==> flow/design.v <==
`timescale 1ns / 1ps
module ADD (
    input [31:0] a,
    input [31:0] b,
    output [32:0] sum
);
    assign sum = a + b;
endmodule
module SUB (
    input [31:0] a,
    input [31:0] b,
    output [32:0] diff
);
    assign diff = a - b;
endmodule
module AND (
    input [31:0] a,
    input [31:0] b,
    output [31:0] res
);
    assign res = a & b;
endmodule
module OR (
    input [31:0] a,
    input [31:0] b,
    output [31:0] res
);
    assign res = a | b;
endmodule
module XOR (
    input [31:0] a,
    input [31:0] b,
    output [31:0] res
);
    assign res = a ^ b;
endmodule
module NOT (
    input [31:0] a,
    output [31:0] res
);
    assign res = ~a;
endmodule
module SLA (
    input [31:0] a,
    input  b,
    output [31:0] res
);
    assign res = a << b;
endmodule
module SRA (
    input [31:0] a,
    input  b,
    output [31:0] res
);
    wire [31:0] y,resu;
    assign y = a;
    assign resu = y >> b;
    assign res = {a[31],resu[30:0]};
endmodule
module SRL (
    input [31:0] a,
    input  b,
    output [31:0] res
);
    assign res = a >> b;
endmodule
module ALU (
    input [31:0] a,
    input [31:0] b,
    input [3:0] opcode,
    input en,
    output reg [31:0] res
);
    wire [31:0] ano,oro,xoo,noo,slao,srao,srlo;
    wire [32:0] ado,suo;
    ADD func1(a,b,ado);
    SUB func2(a,b,suo);
    AND func3(a,b,ano);
    OR func4(a,b,oro);
    XOR func5(a,b,xoo);
    NOT func6(a,noo);
    SLA func7(a,b[0],slao);
    SRA func8(a,b[0],srao);
    SRL func9(a,b[0],srlo);
    always @(*) begin
        case(opcode)
            4'b0000: res = ado[31:0];
            4'b0001: res = suo[31:0];
            4'b0010: res = ano;
            4'b0011: res = oro;
            4'b0100: res = xoo;
            4'b0101: res = noo;
            4'b0110: res = slao;
            4'b0111: res = srao;
            4'b1000: res = srlo;
            4'b1001: res = a + 4;
            4'b1010: res = a - 4;
            4'b1011: res = a;
            default: res = 32'd0;
        endcase
    end
endmodule
module regBank (
    input clk,
    input reset,
    input [4:0] rd1,
    input [4:0] rd2,
    input [4:0] wr,
    input [31:0] data_in,
    input we,
    input re1,
    input re2,
    output [31:0] data_out1,
    output [31:0] data_out2,
    input [1:0] incdec
    );
    reg [31:0] regi [1:15];
    reg [31:0] sp;
    wire [31:0] temp = 32'd0;
    always @(posedge clk) begin
        if(we) begin
            if(wr != 5'd0 && wr < 5'd16) regi[wr] <= data_in;
        end
    end
    always @(posedge clk) begin
        if(reset) sp <= 32'd900;
        else if(incdec == 2'b01) begin
            sp <= sp + 32'd4;
        end
        else if(incdec == 2'b10) begin
            sp <= sp - 32'd4;
        end
        else if(we && wr == 5'd16) sp <= data_in;
    end
    function [31:0] rdreg(input [4:0] r);
        if(r == 5'd0 || r > 5'd16) rdreg = 32'd0;
        else if(r == 5'd16) rdreg = sp;
        else rdreg = regi[r[3:0]];
    endfunction
    assign data_out1 = re1 ? rdreg(rd1) : temp;
    assign data_out2 = re2 ? rdreg(rd2) : temp;
endmodule
module CheckReg (
    input clk,
    input re,
    input we,
    input [31:0] data_in,
    output [31:0] data_out
);
    reg [31:0] data;
    wire [31:0] temp = 32'd0;
    always @(posedge clk) begin
        if(we) data <= data_in;
    end
    assign data_out = re ? data : temp;
endmodule
module CheckRegR (
    input clk,
    input reset,
    input re,
    input we,
    input [31:0] data_in,
    output [31:0] data_out
);
    reg [31:0] data;
    wire [31:0] temp = 32'd0;
    always @(posedge clk) begin
        if(reset) data <= 32'd0;
        else if(we) data <= data_in;
    end
    assign data_out = re ? data : temp;
endmodule
module regdecoder (
    input [31:0] ir,
    output [4:0] rd1,
    output [4:0] rd2,
    output [4:0] wr
);
    assign rd1 = (ir[31:28] == 4'b0101 || ir[31:28] == 4'b0111)?5'b10000:ir[27:23];
    assign rd2 = (ir[31:28] == 4'b0110)?5'd16:(ir[31:28] == 4'b0101)?ir[27:23]:ir[22:18];
    assign wr = (ir[31:28] == 0) ? ir[17:13] : (ir[31:28] == 4'b0101)?ir[27:23]:ir[22:18];
endmodule
`timescale 1ns / 1ps
module signextend1 (
    input [13:0] imm1,
    input en,
    output [31:0] extout
);
    assign extout = imm1[13] ? {18'b111111111111111111,imm1} : {18'd0,imm1};
endmodule
module signextend2 (
    input [27:0] imm2,
    input en,
    output [31:0] extout
);
    assign extout = imm2[27] ? {{2'b11,imm2},{2'b00}} : {{2'd0,imm2},2'b00}; 
endmodule
module signextend3 (
    input [8:0] shamt,
    input en,
    output [31:0] extout
);
    assign extout = shamt[8] ? {23'b11111111111111111111111,shamt} : {23'd0,shamt};
endmodule
module signextend4 (
    input [18:0] shamt1,
    input en,
    output [31:0] extout
);
    assign extout = shamt1[18] ? {11'b11111111111,shamt1,2'd0} : {11'd0,shamt1,2'd0};
endmodule
module pcselect (
    input [31:0] lmdo,npco,
    input select,
    output [31:0] pco
);
    assign pco = (select == 1'b1) ? lmdo : npco;
endmodule
module Mux2_1 (
    input [31:0] in1,
    input [31:0] in2,
    input sel,
    output [31:0] out
);
    assign out = sel ? in2 : in1;
endmodule
module Mux4_1 (
    input [31:0] in1,
    input [31:0] in2,
    input [31:0] in3,
    input [31:0] in4,
    input [1:0] sel,
    output [31:0] out
);
    assign out = (sel == 2'b00) ? in1 : (sel == 2'b01) ? in2 : (sel == 2'b10) ? in3 : in4;
endmodule
`timescale 1ns / 1ps
module incr (
    input [31:0] in,
    output [31:0] out
);
    assign out = in + 4;
endmodule
module conditionb (
    input [31:0] val,
    input [2:0] cond,
    output flag
);
    assign flag = (cond == 3'b000) ? 1'b0 : (cond == 3'b001) ? (val[31] ) ? 1'b1 : 1'b0 : (cond == 3'b010) ? (val[31] == 0) ? 1'b1 : 1'b0 : (cond == 3'b011) ? (val == 0 ) ? 1'b1 : 1'b0 : 1'b1;
endmodule
`timescale 1ns / 1ps
module controlunit (
    input clk,
    input en,
    input reset,
    input [31:0] ir,
    output reg pcre,pcwe,npcre,npcwe,regbwe,regbre1,regbre2,sgen,alumux1sel,alumux2sel,aluoutre,aluoutwe,Are,Awe,Bre,Bwe,dmemwe,lmdre,lmdwe,reginmuxsel,irwe,
    output reg [1:0] immmuxsel,
    output reg [3:0] alusel,
    output reg [2:0] cond,
    output reg [1:0] incdec,
    output reg swap,select,
    output halted
);
    reg [3:0] mainstate;
    reg [3:0] substate;
    reg [31:0] irst;
    assign halted = (mainstate == 4'd12);
    always @(posedge clk) begin
        if(reset) begin
            mainstate <= 4'd0;
            substate <= 4'd0;
            {pcre,pcwe,npcre,npcwe,regbwe,regbre1,regbre2,sgen,alumux1sel,alumux2sel,aluoutre,aluoutwe,Are,Awe,Bre,Bwe,dmemwe,lmdre,lmdwe,reginmuxsel,irwe} <= 21'd0;
            immmuxsel <= 2'd0;
            alusel <= 4'd0;
            cond <= 3'd0;
            incdec <= 2'd0;
            swap <= 1'b0;
            select <= 1'b0;
        end
        else begin
        case (mainstate)
            4'd0: begin
                if(en) begin
                pcre <= 1;
                npcwe <= 1;
                irwe <= 1;
                mainstate <= 4'd1;
                end
            end 
            4'd1: begin
                pcre <= 1;
                npcwe <= 0;
                irwe <= 0;
                mainstate <= 4'd2;
                select <= 1'd0;
            end
            4'd2: begin
                irst <= ir;
                if(ir[31:28] == 4'b1000) mainstate <= 4'd4;
                else mainstate <= ir[31:28] + 3;
                pcre <= 0;
            end
            4'd3: begin
                case (substate)
                    4'd0: begin
                        regbwe <= 0;
                        regbre1 <= 1;
                        regbre2 <= 1;
                        substate <= 4'd1;
                        sgen <= 1'b1;
                        Awe <= 1;
                        Bwe <= 1;
                        immmuxsel <= 2'b10;
                    end 
                    4'd1: begin
                        regbre1 <= 0;
                        regbre2 <= 0;
                        substate <= 4'd2;
                        Awe <= 0;
                        Bwe <= 0;
                        Are <= 1;
                        Bre <= 1;
                        alumux1sel <= 0;
                        alumux2sel <= 0;
                        alusel <= irst[3:0];
                    end
                    4'd2: begin
                        substate <= 4'd3;
                        aluoutwe <= 1;
                    end
                    4'd3: begin
                        substate <= 4'd4;
                        aluoutwe <= 0;
                        aluoutre <= 1;
                        reginmuxsel <= 1;
                        cond <= 3'b000;
                        npcre <= 1;
                        pcwe <= 1;
                        regbwe <= 1;
                    end
                    4'd4: begin
                        substate <= 4'd0;
                        mainstate <= 4'd0;
                        aluoutre <= 0;
                        reginmuxsel <= 0;
                        cond <= 3'b000;
                        npcre <= 0;
                        pcwe <= 0;
                        regbwe <= 0;
                    end
                    default: 
                    substate <= 4'd0;
                endcase
            end
            4'd4: begin
                case (substate)
                    4'd0: begin
                        regbwe <= 0;
                        regbre1 <= 1;
                        regbre2 <= 0;
                        substate <= 4'd1;
                        sgen <= 1'b1;
                        Awe <= 1;
                        Bwe <= 0;
                        immmuxsel <= 2'b00;
                    end
                    4'd1: begin
                        regbre1 <= 0;
                        substate <= 4'd2;
                        Awe <= 0;
                        Are <= 1;
                        alumux1sel <= 0;
                        alumux2sel <= 1;
                        alusel <= irst[3:0];
                    end
                    4'd2: begin
                        substate <= 4'd3;
                        aluoutwe <= 1;
                    end
                    4'd3: begin
                        substate <= 4'd4;
                        aluoutwe <= 0;
                        aluoutre <= 1;
                        reginmuxsel <= 1;
                        cond <= 3'b000;
                        npcre <= 1;
                        pcwe <= 1;
                        regbwe <= 1;
                    end
                    4'd4: begin
                        substate <= 4'd0;
                        mainstate <= 4'd0;
                        aluoutre <= 0;
                        reginmuxsel <= 0;
                        cond <= 3'b000;
                        npcre <= 0;
                        pcwe <= 0;
                        regbwe <= 0;
                    end
                    default:
                    substate <= 4'd0;
                endcase
            end 
            4'd5 : begin
                case (substate)
                    4'd0: begin
                        regbwe <= 0;
                        regbre1 <= 1;
                        regbre2 <= 1;
                        substate <= 4'd1;
                        sgen <= 1'b1;
                        Awe <= 1;
                        Bwe <= 1;
                        immmuxsel <= 2'b00;
                    end
                    4'd1: begin
                        regbre1 <= 0;
                        regbre2 <= 0;
                        substate <= 4'd2;
                        Awe <= 0;
                        Are <= 1;
                        Bwe <= 0;
                        Bre <= 1;
                        alumux1sel <= 0;
                        alumux2sel <= 1;
                        alusel <= 4'd0;
                    end
                    4'd2: begin
                        substate <= 4'd3;
                        aluoutwe <= 1;
                    end
                    4'd3: begin
                        aluoutwe <= 0;
                        aluoutre <= 1;
                        cond <= 3'b000;
                        npcre <= 1;
                        pcwe <= 1;
                        if(irst[0]==0) begin
                            substate <= 4'd4;
                            lmdwe <= 1'b1;
                            lmdre <= 1'b1;
                            reginmuxsel <= 1'b0;
                        end
                        else begin
                            substate <= 4'd5;
                            dmemwe <= 1'b1;
                        end
                    end
                    4'd4: begin
                        lmdwe <= 1'b0;
                        regbwe <= 1'b1;
                        substate <= 4'd6;
                    end
                    4'd5: begin
                        dmemwe <= 1'b0;
                        regbwe <= 1'b0;
                        substate <= 4'd6;
                    end
                    4'd6: begin
                        substate <= 4'd0;
                        mainstate <= 4'd0;
                        aluoutre <= 0;
                        cond <= 3'b000;
                        npcre <= 0;
                        pcwe <= 0;
                        regbwe <= 0;
                    end
                    default:
                    substate <= 4'd0;
                endcase
            end
            4'd6 : begin
                case (substate)
                    4'd0: begin
                        sgen <= 1'b1;
                        regbwe <= 0;
                        immmuxsel <= 2'b01;
                        substate <= 4'd1;
                        npcre <= 1'b1;
                        alumux1sel <= 1'b1;
                        alumux2sel <= 1'b1;
                        alusel <= 4'd0;
                        aluoutwe <= 1'b1;
                    end 
                    4'd1: begin
                        substate <= 4'd2;
                        aluoutwe <= 0;
                        aluoutre <= 1'b1;
                        cond <= 3'b100;
                        pcwe <= 1'b1;
                        regbwe <= 1'b0;
                    end
                    4'd2: begin
                        substate <= 4'd0;
                        aluoutre <= 0;
                        cond <= 3'b000;
                        npcre <= 0;
                        pcwe <= 0;
                        regbwe <= 0;
                        mainstate <= 4'd0;
                    end
                    default: 
                    substate <= 4'd0;
                endcase
            end
            4'd7: begin
                case (substate)
                    4'd0: begin
                        regbwe <= 0;
                        regbre1 <= 1;
                        regbre2 <= 0;
                        substate <= 4'd1;
                        sgen <= 1'b1;
                        Awe <= 1;
                        Bwe <= 0;
                        immmuxsel <= 2'b11;
                    end
                    4'd1: begin
                        regbre1 <= 0;
                        substate <= 4'd2;
                        npcre <= 1'b1;
                        Awe <= 0;
                        Are <= 1;
                        alumux1sel <= 1;
                        alumux2sel <= 1;
                        alusel <= 4'd0;
                        aluoutwe <= 1'b1;
                        cond <= irst[2:0] + 1;
                    end
                    4'd2: begin
                        substate <= 4'd3;
                        aluoutwe <= 0;
                        aluoutre <= 1'b1;
                        pcwe <= 1'b1;
                        regbwe <= 1'b0;
                    end
                    4'd3: begin
                        substate <= 4'd0;
                        aluoutre <= 0;
                        cond <= 3'b000;
                        npcre <= 0;
                        pcwe <= 0;
                        regbwe <= 0;
                        mainstate <= 4'd0;
                    end
                    default: 
                    substate <= 4'd0;
                endcase
            end
            4'd8: begin
                case (substate)
                    4'd0: begin
                        regbwe <= 0;
                        regbre1 <= 0;
                        regbre2 <= 1;
                        Awe <= 0;
                        Bwe <= 1;
                        if(irst[0] == 1'b0) begin
                        incdec <= 2'b10;
                        substate <= 4'd1;
                        end
                        else begin
                        incdec <= 2'b01;
                        substate <= 4'd2;
                        end
                    end
                    4'd1: begin
                        regbre2 <= 0;
                        substate <= 4'd3;
                        Are <= 1;
                        aluoutwe <= 1'b0;
                        regbre1 <= 1'b1;
                        Awe <= 1'b1;
                        alumux1sel <= 1'b0;
                        alusel <= 4'b1001;
                        incdec <= 2'b00;
                        Bwe <= 1'b0;
                    end
                    4'd3: begin
                        regbre2 <= 0;
                        substate <= 4'd4;
                        Are <= 1;
                        aluoutwe <= 1'b1;
                        regbre1 <= 1'b0;
                        Awe <= 1'b0;
                    end
                    4'd4: begin
                        substate <= 4'd5;
                        aluoutre <= 1'b1;
                        Bre <= 1;
                        dmemwe <= 1'b1;
                        npcre <= 1'b1;
                        pcwe <= 1'b1;
                        cond <= 3'b000;
                    end
                    4'd5: begin
                        substate <= 4'd0;
                        mainstate <= 4'd0;
                        aluoutre <= 0;
                        dmemwe <= 1'b0;
                        npcre <= 0;
                        pcwe <= 0;
                        cond <= 3'b000;
                    end
                    4'd2: begin
                        regbre2 <= 0;
                        substate <= 4'd6;
                        Are <= 1;
                        aluoutwe <= 1'b0;
                        regbre1 <= 1'b1;
                        Awe <= 1'b1;
                        alumux1sel <= 1'b0;
                        alusel <= 4'b1011;
                        incdec <= 2'b00;
                    end
                    4'd6: begin
                        regbre2 <= 0;
                        substate <= 4'd7;
                        Are <= 1;
                        aluoutwe <= 1'b1;
                        regbre1 <= 1'b0;
                        Awe <= 1'b0;
                    end
                    4'd7: begin
                        substate <= 4'd8;
                        aluoutre <= 1'b1;
                        Bre <= 0;
                        npcre <= 1'b1;
                        pcwe <= 1'b1;
                        cond <= 3'b000;
                        lmdwe <= 1'b1;
                    end
                    4'd8: begin
                        substate <= 4'd9;
                        aluoutre <= 0;
                        npcre <= 0;
                        pcwe <= 0;
                        cond <= 3'b000;
                        lmdwe <= 1'b0;
                        lmdre <= 1'b1;
                        reginmuxsel <= 1'b0;
                        regbwe <= 1'b1;
                    end
                    4'd9: begin
                        substate <= 4'd0;
                        mainstate <= 4'd0;
                        lmdre <= 1'b0;
                        reginmuxsel <= 1'b0;
                        regbwe <= 1'b0;
                        cond <= 3'b000;
                        npcre <= 0;
                        pcwe <= 0;
                        Bwe <= 0;
                    end
                    default: 
                    substate <= 4'd0;
                endcase
            end
            4'd9: begin
                case (substate)
                    4'd0: begin
                        incdec <= 2'b00;
                        regbwe <= 0;
                        substate <= 4'd1;
                        sgen <= 1'b1;
                        npcre <= 1'b1;
                    end 
                    4'd1: begin
                        substate <= 4'd2;
                        regbre2 <= 1'b1;
                        Awe <= 1;
                        Bwe <= 1;
                        alumux1sel <= 1'b1;
                        alusel <= 4'b1011;
                        Are <= 1'b1;
                        Bre <= 1'b1;
                        incdec <= 2'b00;
                    end
                    4'd2: begin
                        substate <= 4'd3;
                        aluoutwe <= 1'b1;
                        aluoutre <= 1'b1;
                        regbre1 <= 1'b0;
                        Awe <= 1'b0;
                        Bwe <= 1'b0;
                    end
                    4'd3: begin
                        substate <= 4'd4;
                        aluoutwe <= 1'b0;
                        aluoutre <= 1'b1;
                        swap <= 1'b1;
                        dmemwe <= 1'b1;
                    end
                    4'd4: begin
                        substate <= 4'd5;
                        aluoutre <= 1;
                        dmemwe <= 1'b1;
                        swap <= 1'b1;
                        npcre <= 1'b1;
                        pcwe <= 1'b0;
                        cond <= 3'b000;
                    end
                    4'd5: begin
                        swap <= 0;
                        dmemwe <= 0;
                        substate <= 4'd6;
                        npcre <= 1'b1;
                        cond <= 3'b000;
                        sgen <= 1'b1;
                        immmuxsel <= 2'b01;
                        alumux1sel <= 1'b1;
                        alumux2sel <= 1'b1;
                        alusel <= 4'b0000;
                        aluoutwe <= 1'b1;
                        aluoutre <= 1'b1;
                        incdec <= 2'b10;
                    end
                    4'd6: begin
                        substate <= 4'd7;
                        aluoutwe <= 1'b0;
                        aluoutre <= 1'b1;
                        Awe <= 1'b0;
                        Bwe <= 1'b0;
                        cond <= 3'b100;
                        regbwe <= 1'b0;
                        pcwe <= 1'b1;
                        incdec <= 2'b00;
                    end
                    4'd7: begin
                        substate <= 4'd0;
                        aluoutre <= 0;
                        cond <= 3'b000;
                        npcre <= 0;
                        pcwe <= 0;
                        regbwe <= 0;
                        mainstate <= 4'd0;
                    end
                    default:
                    substate <= 4'd0; 
                endcase
            end
            4'd10: begin
                case (substate)
                    4'd0: begin
                        substate <= 4'd1;
                        regbre1 <= 1'b1;
                        Awe <= 1'b1;
                        Are <= 1'b1;
                        alumux1sel <= 1'b0;
                        alusel <= 4'b1001;
                        incdec <= 2'b00;
                    end
                    4'd1: begin
                        substate <= 4'd2;
                        aluoutwe <= 1'b1;
                        aluoutre <= 1'b1;
                        regbre1 <= 1'b0;
                        Awe <= 1'b0;
                        incdec <= 2'b01;
                    end
                    4'd2: begin
                        substate <= 4'd3;
                        aluoutwe <= 1'b0;
                        aluoutre <= 1'b1;
                        regbre2 <= 1'b0;
                        Bwe <= 1'b0;
                        Bre <= 1'b0;
                        incdec <= 2'b00;
                        lmdwe <= 1'b1;
                    end
                    4'd3: begin
                        substate <= 4'd4;
                        aluoutre <= 0;
                        lmdwe <= 1'b0;
                        lmdre <= 1'b1;
                        reginmuxsel <= 1'b0;
                        regbwe <= 1'b0;
                        select <= 1'b1;
                        cond <= 3'b000;
                        npcre <= 1'b1;
                        pcwe <= 1'b1;
                    end
                    4'd4: begin
                        substate <= 4'd0;
                        mainstate <= 4'd0;
                        lmdre <= 1'b0;
                        select <= 1'b0;
                        pcwe <= 0;
                    end
                    default: 
                    substate <= 4'd0;
                endcase
            end
            4'd12: begin
                mainstate <= mainstate;
            end
            4'd13: begin
                case (substate)
                    4'd0: begin
                        cond <= 3'b000;
                        npcre <= 1'b1;
                        pcwe <= 1'b1;
                        substate <= 4'd1;
                    end 
                    4'd1: begin
                        substate <= 0;
                        mainstate <= 0;
                        npcre <= 0;
                        pcwe <= 0;
                    end
                    default: 
                    substate <= 4'd0;
                endcase
            end
        endcase
    end
    end
endmodule
`timescale 1ns / 1ps
module topmodule (
    input clk,
    input en,reset,
    output [31:0] imem_addr,
    input  [31:0] imem_rdata,
    output [31:0] dmem_addr,
    output [31:0] dmem_wdata,
    output dmem_we,
    input  [31:0] dmem_rdata,
    output halted
);
    wire pcre,pcwe,npcre,npcwe,regbwe,regbre1,regbre2,sgen,alumux1sel,alumux2sel,aluoutre,aluoutwe,Are,Awe,Bre,Bwe,dmemwe,lmdre,lmdwe,reginmuxsel,irwe,swap,select;
    wire [1:0] immmuxsel,incdec;
    wire [3:0] alusel;
    wire [2:0] cond;
    wire [31:0] ir;
    controlunit cu(clk,en,reset,ir,pcre,pcwe,npcre,npcwe,regbwe,regbre1,regbre2,sgen,alumux1sel,alumux2sel,aluoutre,aluoutwe,Are,Awe,Bre,Bwe,dmemwe,lmdre,lmdwe,reginmuxsel,irwe,immmuxsel,alusel,cond,incdec,swap,select,halted);
    datapath dp(clk,reset,pcre,pcwe,npcre,npcwe,regbwe,regbre1,regbre2,sgen,alumux1sel,alumux2sel,aluoutre,aluoutwe,Are,Awe,Bre,Bwe,dmemwe,lmdre,lmdwe,reginmuxsel,irwe,immmuxsel,cond,alusel,ir,incdec,swap,select,
                imem_addr,imem_rdata,dmem_addr,dmem_wdata,dmem_we,dmem_rdata);
endmodule
`timescale 1ns / 1ps
module datapath (
    input clk,
    input reset,
    input pcre,pcwe,npcre,npcwe,regbwe,regbre1,regbre2,sgen,alumux1sel,alumux2sel,aluoutre,aluoutwe,Are,Awe,Bre,Bwe,dmemwe,lmdre,lmdwe,reginmuxsel,irwe,
    input [1:0] immmuxsel,
    input[2:0] cond,
    input [3:0] alusel,
    output [31:0] dpout,
    input [1:0] incdec,
    input swap,select,
    output [31:0] imem_addr,
    input  [31:0] imem_rdata,
    output [31:0] dmem_addr,
    output [31:0] dmem_wdata,
    output dmem_we,
    input  [31:0] dmem_rdata
);
    wire [4:0] rd1,rd2,wr;
    wire flag;
    wire [31:0] pcdatout,npcout,pcplus4,irout,inst,regbdata_out1,regbdata_out2,sg1out,sg2out,sg3out,sg4out,siexval,alumux1out,alumux2out,aluresult,aluoutout,Aout,Bout,dmemout,pcdatin,lmdout,regbdata_in,pcin;
    CheckRegR pc(clk,reset,pcre,pcwe,pcdatin,pcdatout);
    incr pcp4(pcdatout,pcplus4);
    CheckReg npc(clk,npcre,npcwe,pcplus4,npcout);
    assign imem_addr = pcdatout;
    assign inst = imem_rdata;
    assign dpout = inst;
    CheckReg ir(clk,1'b1,irwe,inst,irout);
    regdecoder rd(irout,rd1,rd2,wr);
    regBank regb(clk,reset,rd1,rd2,wr,regbdata_in,regbwe,regbre1,regbre2,regbdata_out1,regbdata_out2,incdec);
    CheckReg A(clk,Are,Awe,regbdata_out1,Aout);
    CheckReg B(clk,Bre,Bwe,regbdata_out2,Bout);
    signextend1 sg1(irout[17:4],sgen,sg1out);
    signextend2 sg2(irout[27:0],sgen,sg2out);
    signextend3 sg3(irout[12:4],sgen,sg3out);
    signextend4 sg4(irout[22:4],sgen,sg4out);
    Mux4_1 immmux(sg1out,sg2out,sg3out,sg4out,immmuxsel,siexval);
    Mux2_1 alumux1(Aout,npcout,alumux1sel,alumux1out);
    Mux2_1 alumux2(Bout,siexval,alumux2sel,alumux2out);
    ALU alu(alumux1out,alumux2out,alusel,1'b1,aluresult);
    CheckReg aluout(clk,aluoutre,aluoutwe,aluresult,aluoutout);
    assign dmem_addr = swap ? Bout : aluoutout;
    assign dmem_wdata = swap ? aluoutout : Bout;
    assign dmem_we = dmemwe;
    assign dmemout = dmem_rdata;
    CheckReg LMD(clk,lmdre,lmdwe,dmemout,lmdout);
    conditionb cdb(Aout,cond,flag);
    Mux2_1 pcmux(npcout,aluoutout,flag,pcin);
    pcselect selector(lmdout,pcin,select,pcdatin);
    Mux2_1 reginmux(lmdout,aluoutout,reginmuxsel,regbdata_in);
endmodule
### From RTL to reports: topmodule

Module topmodule before and after one edit of its RTL, step after step.
"original" refers to lines of the RTL above, "edited" to lines of the edited file.
"change": "edited" minus "original" as printed here. "rel. change": 100 x difference / "original".
Library cell names are shortened.
The mark -- stands for no value.

| inputs | value |
|---|---|
| top module | topmodule |
| clock input | clk |
| library | sky130hd |
| timing corner | tt_025C_1v80 |

### Edit of the RTL

The edit as a unified diff against the file above.
A script made this edit. It changes what the design does and was not meant as an optimisation.

```diff
@@ -827,7 +827,9 @@
     output [31:0] dmem_wdata,
     output dmem_we,
-    input  [31:0] dmem_rdata,
+    input  [31:0] dmem_rdata_ext,
     output halted
 );
+    reg [31:0] dmem_rdata;
+    always @(posedge clk) dmem_rdata <= dmem_rdata_ext;
     wire pcre,pcwe,npcre,npcwe,regbwe,regbre1,regbre2,sgen,alumux1sel,alumux2sel,aluoutre,aluoutwe,Are,Awe,Bre,Bwe,dmemwe,lmdre,lmdwe,reginmuxsel,irwe,swap,select;
     wire [1:0] immmuxsel,incdec;
```

### After elaboration

Yosys after proc, flatten, opt, wreduce and memory -nomap, before mapping. Memory bits, and registers merged into a memory's read port (data or address), are not among the register bits. Print and check cells are not counted. Equal cells are merged and count once.
Yosys's memory passes give these memory sizes; they may raise the number of words (mostly to a power of two), join words into wider ones and drop unused or constant bits.

Operators by class:

| what | original | edited | change | rel. change (%) |
|---|---|---|---|---|
| add/subtract/negate cells | 9 | 9 | 0 | 0.00 |
| magnitude comparators | 3 | 3 | 0 | 0.00 |
| eq/ne operators | 131 | 131 | 0 | 0.00 |
| shifts and indexed selects | 2 | 2 | 0 | 0.00 |
| mux-type cells | 159 | 159 | 0 | 0.00 |
| bitwise gates (word level) | 7 | 7 | 0 | 0.00 |
| reduce/logical cells | 98 | 98 | 0 | 0.00 |

Operators by type and width:

| kind | original | edited | change | rel. change (%) |
|---|---|---|---|---|
| two-way mux 1 bit | 32 | 32 | 0 | 0.00 |
| case mux 1 bit (select 2 bit) | 31 | 31 | 0 | 0.00 |
| two-way mux 32 bit | 27 | 27 | 0 | 0.00 |
| != test 2 x 1 -> 1 bit (second input constant) | 26 | 26 | 0 | 0.00 |
| OR reduction 2 bit | 23 | 23 | 0 | 0.00 |
| != test 3 x 1 -> 1 bit (second input constant) | 21 | 21 | 0 | 0.00 |
| != test 3 x 2 -> 1 bit (second input constant) | 16 | 16 | 0 | 0.00 |
| equality test 4 x 3 -> 1 bit (second input constant) | 15 | 15 | 0 | 0.00 |
| two-way mux 4 bit | 14 | 14 | 0 | 0.00 |
| != test 2 bit (second input constant) | 14 | 14 | 0 | 0.00 |
| OR reduction 3 bit | 13 | 13 | 0 | 0.00 |
| equality test 4 bit (second input constant) | 12 | 12 | 0 | 0.00 |
| != test 3 bit (second input constant) | 8 | 8 | 0 | 0.00 |
| case mux 1 bit (select 3 bit) | 8 | 8 | 0 | 0.00 |
| two-way mux 2 bit | 7 | 7 | 0 | 0.00 |
| equality test 4 x 2 -> 1 bit (second input constant) | 6 | 6 | 0 | 0.00 |
| two-way mux 3 bit | 5 | 5 | 0 | 0.00 |
| AND reduction 2 bit | 5 | 5 | 0 | 0.00 |
| AND reduction 4 bit | 5 | 5 | 0 | 0.00 |
| AND reduction 6 bit | 5 | 5 | 0 | 0.00 |
| nonzero test 3 bit | 5 | 5 | 0 | 0.00 |
| logical NOT 4 bit | 4 | 4 | 0 | 0.00 |
| two-way mux 5 bit | 4 | 4 | 0 | 0.00 |
| case mux 2 bit (select 2 bit) | 4 | 4 | 0 | 0.00 |
| AND reduction 5 bit | 4 | 4 | 0 | 0.00 |
| OR reduction 5 bit | 4 | 4 | 0 | 0.00 |
| adder 32 x 3 -> 32 bit (second input constant) | 3 | 3 | 0 | 0.00 |
| equality test 4 x 1 -> 1 bit (second input constant) | 3 | 3 | 0 | 0.00 |

Not every row of either side is listed.

Bit counts:

| what | original | edited | change | rel. change (%) |
|---|---|---|---|---|
| register bits after elaboration | 300 | 332 | +32 | +10.67 |
| RAM bits | 480 | 480 | 0 | 0.00 |
| memory cells | 1 | 1 | 0 | 0.00 |
| bits of input ports | 67 | 67 | 0 | 0.00 |
| output and inout port bits | 98 | 98 | 0 | 0.00 |
| cells after elaboration | 446 | 447 | +1 | +0.22 |

Memories:

| what | original | edited |
|---|---|---|
| words x width with read and write ports | dp.regb.regi 15x32 r2 w1 | dp.regb.regi 15x32 r2 w1 |

### Logic depth

Depth = most cells in a row (Yosys ltp): at word level without a register or memory, in the mapped netlist without a sequential cell, where the memories' decode and read muxes count.

Depth:

| what | original | edited | change | rel. change (%) |
|---|---|---|---|---|
| depth in word-level cells | 9 | 9 | 0 | 0.00 |
| ABC_AREA | 0 | 0 | -- | -- |
| gate-level depth with buffers | 21 | 23 | +2 | +9.52 |

### Synthesis result

The flow's flattened synthesis, as Yosys stat reports it; memories are mapped. The netlist is that of the ABC_AREA named above (0 if unset); the other value can give another one.

Synthesis totals:

| what | original | edited | change | rel. change (%) |
|---|---|---|---|---|
| standard cells after synthesis | 4789 | 4849 | +60 | +1.25 |
| chip area (Yosys) (mm^2) | 0.0474267 | 0.0482275 | +0.0008008 | +1.69 |
| sequential part of the area (mm^2) | 0.0225216 | 0.0231622 | +0.0006406 | +2.84 |
| flip-flops | 787 | 819 | +32 | +4.07 |

Cell types:

| cell | original | edited | change | rel. change (%) |
|---|---|---|---|---|
| o21ai_0 | 541 | 399 | -142 | -26.25 |
| o21ai_1 | 6 | 112 | +106 | +1766.67 |
| o22ai_1 | 86 | 43 | -43 | -50.00 |
| o211ai_1 | 120 | 156 | +36 | +30.00 |
| dfxtp_1 | 111 | 143 | +32 | +28.83 |
| nor2_1 | 304 | 326 | +22 | +7.24 |
| buf_2 | 28 | 50 | +22 | +78.57 |
| a211oi_1 | 153 | 138 | -15 | -9.80 |
| a221oi_1 | 25 | 40 | +15 | +60.00 |
| o31ai_1 | 21 | 7 | -14 | -66.67 |
| a21o_1 | 21 | 34 | +13 | +61.90 |
| a21oi_1 | 245 | 257 | +12 | +4.90 |
| nor2b_1 | 28 | 37 | +9 | +32.14 |
| a31oi_1 | 21 | 29 | +8 | +38.10 |
| inv_1 | 112 | 105 | -7 | -6.25 |
| xor2_1 | 37 | 44 | +7 | +18.92 |
| or4_1 | 4 | 11 | +7 | +175.00 |
| nand2_1 | 369 | 375 | +6 | +1.63 |

Not every row of either side is listed.
The figures by module come from a second, unflattened synthesis with its own total; it is not the netlist above.

Unflattened totals:

| what | original | edited | change | rel. change (%) |
|---|---|---|---|---|
| cells (unflattened synthesis) | 4639 | 4671 | +32 | +0.69 |
| area (unflattened synthesis) (mm^2) | 0.055253 | 0.0558936 | +0.0006406 | +1.16 |

Rows give one instance, submodules left out.

By module, original:

| module | instances | cells | area (mm^2) | seq. area (mm^2) |
|---|---|---|---|---|
| regBank | 1 | 1563 | 0.0256521 | 0.0150544 |
| CheckReg | 6 | 67 | 0.0012162 | 0.0009609 |
| ALU | 1 | 613 | 0.0041778 | 0 |
| controlunit | 1 | 512 | 0.0037048 | 0.001061 |
| Mux2_1 | 4 | 36 | 0.0005443 | 0 |
| SUB | 1 | 302 | 0.0020244 | 0 |
| ADD | 1 | 274 | 0.0019018 | 0 |
| CheckRegR | 1 | 138 | 0.0013751 | 0.0006406 |
| datapath | 1 | 105 | 0.0013288 | 0 |
| Mux4_1 | 1 | 39 | 0.0008145 | 0 |
| incr | 1 | 84 | 0.0005906 | 0 |
| pcselect | 1 | 36 | 0.0005443 | 0 |
| SLA | 1 | 36 | 0.0005355 | 0 |
| SRL | 1 | 36 | 0.0005355 | 0 |

original: Further modules, not shown: 12.

By module, edited:

| module | instances | cells | area (mm^2) | seq. area (mm^2) |
|---|---|---|---|---|
| regBank | 1 | 1563 | 0.0256521 | 0.0150544 |
| CheckReg | 6 | 67 | 0.0012162 | 0.0009609 |
| ALU | 1 | 613 | 0.0041778 | 0 |
| controlunit | 1 | 512 | 0.0037048 | 0.001061 |
| Mux2_1 | 4 | 36 | 0.0005443 | 0 |
| SUB | 1 | 302 | 0.0020244 | 0 |
| ADD | 1 | 274 | 0.0019018 | 0 |
| CheckRegR | 1 | 138 | 0.0013751 | 0.0006406 |
| datapath | 1 | 105 | 0.0013288 | 0 |
| Mux4_1 | 1 | 39 | 0.0008145 | 0 |
| topmodule | 1 | 32 | 0.0006406 | 0.0006406 |
| incr | 1 | 84 | 0.0005906 | 0 |
| pcselect | 1 | 36 | 0.0005443 | 0 |
| SLA | 1 | 36 | 0.0005355 | 0 |

edited: Further modules, not shown: 12.

### Path before layout

Path of least setup slack by OpenSTA after synthesis, without wires, with an ideal clock, recovery checks aside; 20% of the period is set as input and as output delay. Where synthesis merged equal registers, the netlist keeps one of their names.

Path after synthesis:

| what | original | edited | change | rel. change (%) |
|---|---|---|---|---|
| path kind | register to register | register to register | -- | -- |
| start | reg cu.alusel[1] | reg cu.immmuxsel | -- | -- |
| end | reg dp.aluout.data[28] | reg dp.aluout.data[30] | -- | -- |
| period (ns) | 5.5 | 5.5 | 0.0 | 0.00 |
| launch time at the first pin (ns) | 0.000 | 0.000 | 0.000 | -- |
| arrival (ns) | 4.571 | 4.286 | -0.285 | -6.23 |
| path slack (ns) | 0.658 | 0.950 | +0.292 | -- |
| delay of the path (ns) | 4.842 | 4.549 | -0.293 | -6.05 |
| stages | 16 | 22 | +6 | +37.50 |
| path buffers | 3 | 4 | +1 | +33.33 |
| period reached after synthesis (ns) | 4.842 | 4.55 | -0.292 | -6.03 |

"delay of the path" = arrival - input delay + setup time.
"stages" counts driving pins, that of a launching flip-flop among them; a cell with two outputs on the path counts twice.
"period reached after synthesis" is the clock period less the worst setup slack; recovery checks do not enter. This is arithmetic on one report: input and output delays are still those of the set period (20% each).
Where an end lacks its bit number, it is one bit of the signal, or one of the new flip-flops if synthesis recoded a state register.
Between the ends stands the longest chain of elaborated cells between them, by number of cells; it is not shown to be the way that was timed. Of several equally long chains one is given.
A line is the first line of the expression or statement that the cell stems from. Yosys adds cells for indexed reads and writes and turns some case tables into memories.
At most two assigning lines are given for a register; there are more.

| on the way, after synthesis, original | value |
|---|---|
| cell sequence | dfxtp_1 -> clkbuf_1 -> clkbuf_1 -> nand2_1 -> nor2_1 -> ha_1 -> clkbuf_1 -> a21o_1 -> a221o_1 -> a31oi_1 -> a211oi_1 -> a211o_1 -> a41oi_1 -> mux2i_1 -> a2111oi_0 -> o21ai_1 |
| cells in the longest elaborated chain | 2 |
| elaborated cells between the ends (all ways) | 13 |
| those cells by class | 11 x eq/ne; 1 x mux; 1 x reduce/logical |

RTL lines, path after synthesis, original:

| what | line | source |
|---|---|---|
| from (decl) | 259 | `output reg [3:0] alusel,` |
| from (assign) | 326 | `alusel <= irst[3:0];` |
| from (assign) | 375 | `alusel <= irst[3:0];` |
| equality test 4 bit | 86 | `case(opcode)` |
| case mux 32 bit (select 12 bit) | 86 |  |
| to (assign) | 153 | `if(we) data <= data_in;` |
| to (decl) | 150 | `reg [31:0] data;` |

| on the way, after synthesis, edited | value |
|---|---|
| cell sequence | dfxtp_1 -> buf_4 -> buf_6 -> buf_2 -> o211ai_1 -> o221ai_1 -> nor4b_1 -> and2_1 -> nand3_1 -> nor3_1 -> a21oi_1 -> xnor2_1 -> ha_1 -> clkbuf_1 -> a21oi_1 -> o21ai_0 -> a221o_1 -> a21o_1 -> a21o_1 -> a21oi_1 -> o2111ai_1 -> a2111o_1 |

RTL lines, path after synthesis, edited:

| what | line | source |
|---|---|---|
| from (decl) | 258 | `output reg [1:0] immmuxsel,` |
| from (assign) | 274 | `immmuxsel <= 2'd0;` |
| from (assign) | 314 | `immmuxsel <= 2'b10;` |
| to (assign) | 153 | `if(we) data <= data_in;` |
| to (decl) | 150 | `reg [31:0] data;` |

edited: No chain of elaborated cells between the ends is given.

### Timing after layout

Path of least setup slack in the final report of each run of set A (OpenROAD, finished layout, wires in). Where an end is a register, its clock arrival counts in the times.

Path post-layout:

| what | original | edited | change | rel. change (%) |
|---|---|---|---|---|
| path kind | register to register | register to register | -- | -- |
| start | reg cu.immmuxsel | reg cu.immmuxsel | -- | -- |
| end | reg dp.aluout.data[26] | reg dp.aluout.data[26] | -- | -- |
| period (ns) | 5.43 | 5.43 | 0.00 | 0.00 |
| launch time at the first pin (ns) | 0.68 | 0.70 | +0.02 | +2.94 |
| arrival (ns) | 5.68 | 5.56 | -0.12 | -2.11 |
| path slack (ns) | 0.31 | 0.29 | -0.02 | -- |
| stages | 20 | 20 | 0 | 0.00 |
| path buffers | 1 | 1 | 0 | 0.00 |

Where an end lacks its bit number, it is one bit of the signal, or one of the new flip-flops if synthesis recoded a state register.
Between the ends stands the longest chain of elaborated cells between them, by number of cells; it is not shown to be the way that was timed. Of several equally long chains one is given.
At most two assigning lines are given for a register; there are more.

| on the way, post-layout, original | value |
|---|---|
| cell sequence | dfxtp_1 -> buf_4 -> inv_2 -> a21oi_2 -> o22a_2 -> inv_1 -> nor3_2 -> nand3_1 -> o41a_1 -> xnor2_1 -> ha_1 -> a21o_1 -> a21oi_1 -> o21ai_1 -> o41ai_2 -> a21oi_1 -> a41o_1 -> and2_1 -> or4b_1 -> nand3_1 |
| cells in the longest elaborated chain | 7 |
| elaborated cells between the ends (all ways) | 15 |
| those cells by class | 2 x add/sub; 2 x eq/ne; 2 x shift; 5 x mux; 3 x logic; 1 x reduce/logical |

RTL lines, path post-layout, original:

| what | line | source |
|---|---|---|
| from (decl) | 258 | `output reg [1:0] immmuxsel,` |
| from (assign) | 274 | `immmuxsel <= 2'd0;` |
| from (assign) | 314 | `immmuxsel <= 2'b10;` |
| equality test 2 bit | 235 | `assign out = (sel == 2'b00) ? in1 : (sel == 2'b01) ? in2 : (sel == 2'b10) ? in3 : in4;` |
| two-way mux 32 bit x3 | 235 |  |
| two-way mux 32 bit | 225 | `assign out = sel ? in2 : in1;` |
| subtractor 32 bit | 14 | `assign diff = a - b;` |
| case mux 32 bit (select 12 bit) | 86 | `case(opcode)` |
| to (assign) | 153 | `if(we) data <= data_in;` |
| to (decl) | 150 | `reg [31:0] data;` |

| on the way, post-layout, edited | value |
|---|---|
| cell sequence | dfxtp_1 -> nor2_2 -> a22oi_1 -> o221ai_1 -> nor4b_1 -> buf_4 -> and2_1 -> nand3_1 -> nor2_1 -> a21oi_1 -> xnor2_1 -> ha_1 -> nand2_1 -> or4_1 -> o21ai_1 -> a31o_2 -> o21ai_1 -> o21ai_0 -> xnor2_1 -> o221ai_1 |
| cells in the longest elaborated chain | 7 |
| elaborated cells between the ends (all ways) | 15 |
| those cells by class | 2 x add/sub; 2 x eq/ne; 2 x shift; 5 x mux; 3 x logic; 1 x reduce/logical |

RTL lines, path post-layout, edited:

| what | line | source |
|---|---|---|
| from (decl) | 258 | `output reg [1:0] immmuxsel,` |
| from (assign) | 274 | `immmuxsel <= 2'd0;` |
| from (assign) | 314 | `immmuxsel <= 2'b10;` |
| equality test 2 bit | 235 | `assign out = (sel == 2'b00) ? in1 : (sel == 2'b01) ? in2 : (sel == 2'b10) ? in3 : in4;` |
| two-way mux 32 bit x3 | 235 |  |
| two-way mux 32 bit | 225 | `assign out = sel ? in2 : in1;` |
| subtractor 32 bit | 14 | `assign diff = a - b;` |
| case mux 32 bit (select 12 bit) | 86 | `case(opcode)` |
| to (assign) | 153 | `if(we) data <= data_in;` |
| to (decl) | 150 | `reg [31:0] data;` |

### Flow runs

Runs of the flow (Yosys, OpenROAD) on both versions; the two runs of a pair have the same settings. The constraints put input and output delay at 20% of the set period each and load the outputs with 0.01 pF.

| flow settings, set A | value |
|---|---|
| CORE_UTILIZATION | 40 |
| PLACE_DENSITY | 0.6 |
| period_ns | 5.43 |
| CAP_MARGIN | 20 |
| CORE_MARGIN | 2 |
| SLEW_MARGIN | 20 |

Final reports, set A:

| what | original | edited | change | rel. change (%) |
|---|---|---|---|---|
| mapped cell area after synthesis (mm^2) | 0.0474267 | 0.0482275 | +0.0008008 | +1.69 |
| overall die area (mm^2) | 0.121337 | 0.123363 | +0.002026 | +1.67 |
| standard-cell area after layout (mm^2) | 0.0542308 | 0.0551642 | +0.0009334 | +1.72 |
| utilization after layout | 0.46 | 0.46 | 0.00 | -- |
| worst setup slack after layout (ns) | 0.311 | 0.287 | -0.024 | -- |
| total negative setup slack (ns) | 0.000 | 0.000 | 0.000 | -- |
| worst hold slack in the final report (ns) | 0.475 | 0.400 | -0.075 | -- |
| overall power (uW) | 24404 | 24306 | -98 | -0.40 |
| reached clock period (ns) | 5.119 | 5.143 | +0.024 | +0.47 |

| flow settings, set B | value |
|---|---|
| CELL_PAD_IN_SITES_DETAIL_PLACEMENT | 1 |
| CELL_PAD_IN_SITES_GLOBAL_PLACEMENT | 2 |
| CORE_UTILIZATION | 31 |
| CTS_CLUSTER_DIAMETER | 52 |
| CTS_CLUSTER_SIZE | 96 |
| GPL_ROUTABILITY_DRIVEN | 0 |
| GPL_TIMING_DRIVEN | 0 |
| MAX_ROUTING_LAYER | met4 |
| PLACE_DENSITY_LB_ADDON | 0.25 |
| SETUP_SLACK_MARGIN | 0.74 |
| period_ns | 3.52 |
| CAP_MARGIN | 20 |
| CORE_MARGIN | 2 |
| SLEW_MARGIN | 20 |

Final reports, set B:

| what | original | edited | change | rel. change (%) |
|---|---|---|---|---|
| mapped cell area after synthesis (mm^2) | 0.0474267 | 0.0482275 | +0.0008008 | +1.69 |
| overall die area (mm^2) | 0.156136 | 0.158742 | +0.002606 | +1.67 |
| standard-cell area after layout (mm^2) | 0.0638337 | 0.0651037 | +0.0012700 | +1.99 |
| utilization after layout | 0.42 | 0.422 | +0.002 | -- |
| worst setup slack after layout (ns) | -1.307 | -1.452 | -0.145 | -- |
| total negative setup slack (ns) | -27.989 | -23.888 | +4.101 | -- |
| worst hold slack in the final report (ns) | 0.480 | 0.363 | -0.117 | -- |
| overall power (uW) | 48423 | 47626 | -797 | -1.65 |
| reached clock period (ns) | 4.827 | 4.972 | +0.145 | +3.00 |

"reached clock period" = clock period - worst setup slack. The figure is calculated, with input and output delays left at 20% of the set period.
By "overall power" is meant OpenSTA's value without simulated activity: inputs other than the clock are taken to toggle once in ten clock periods, and the tool carries that through the logic.
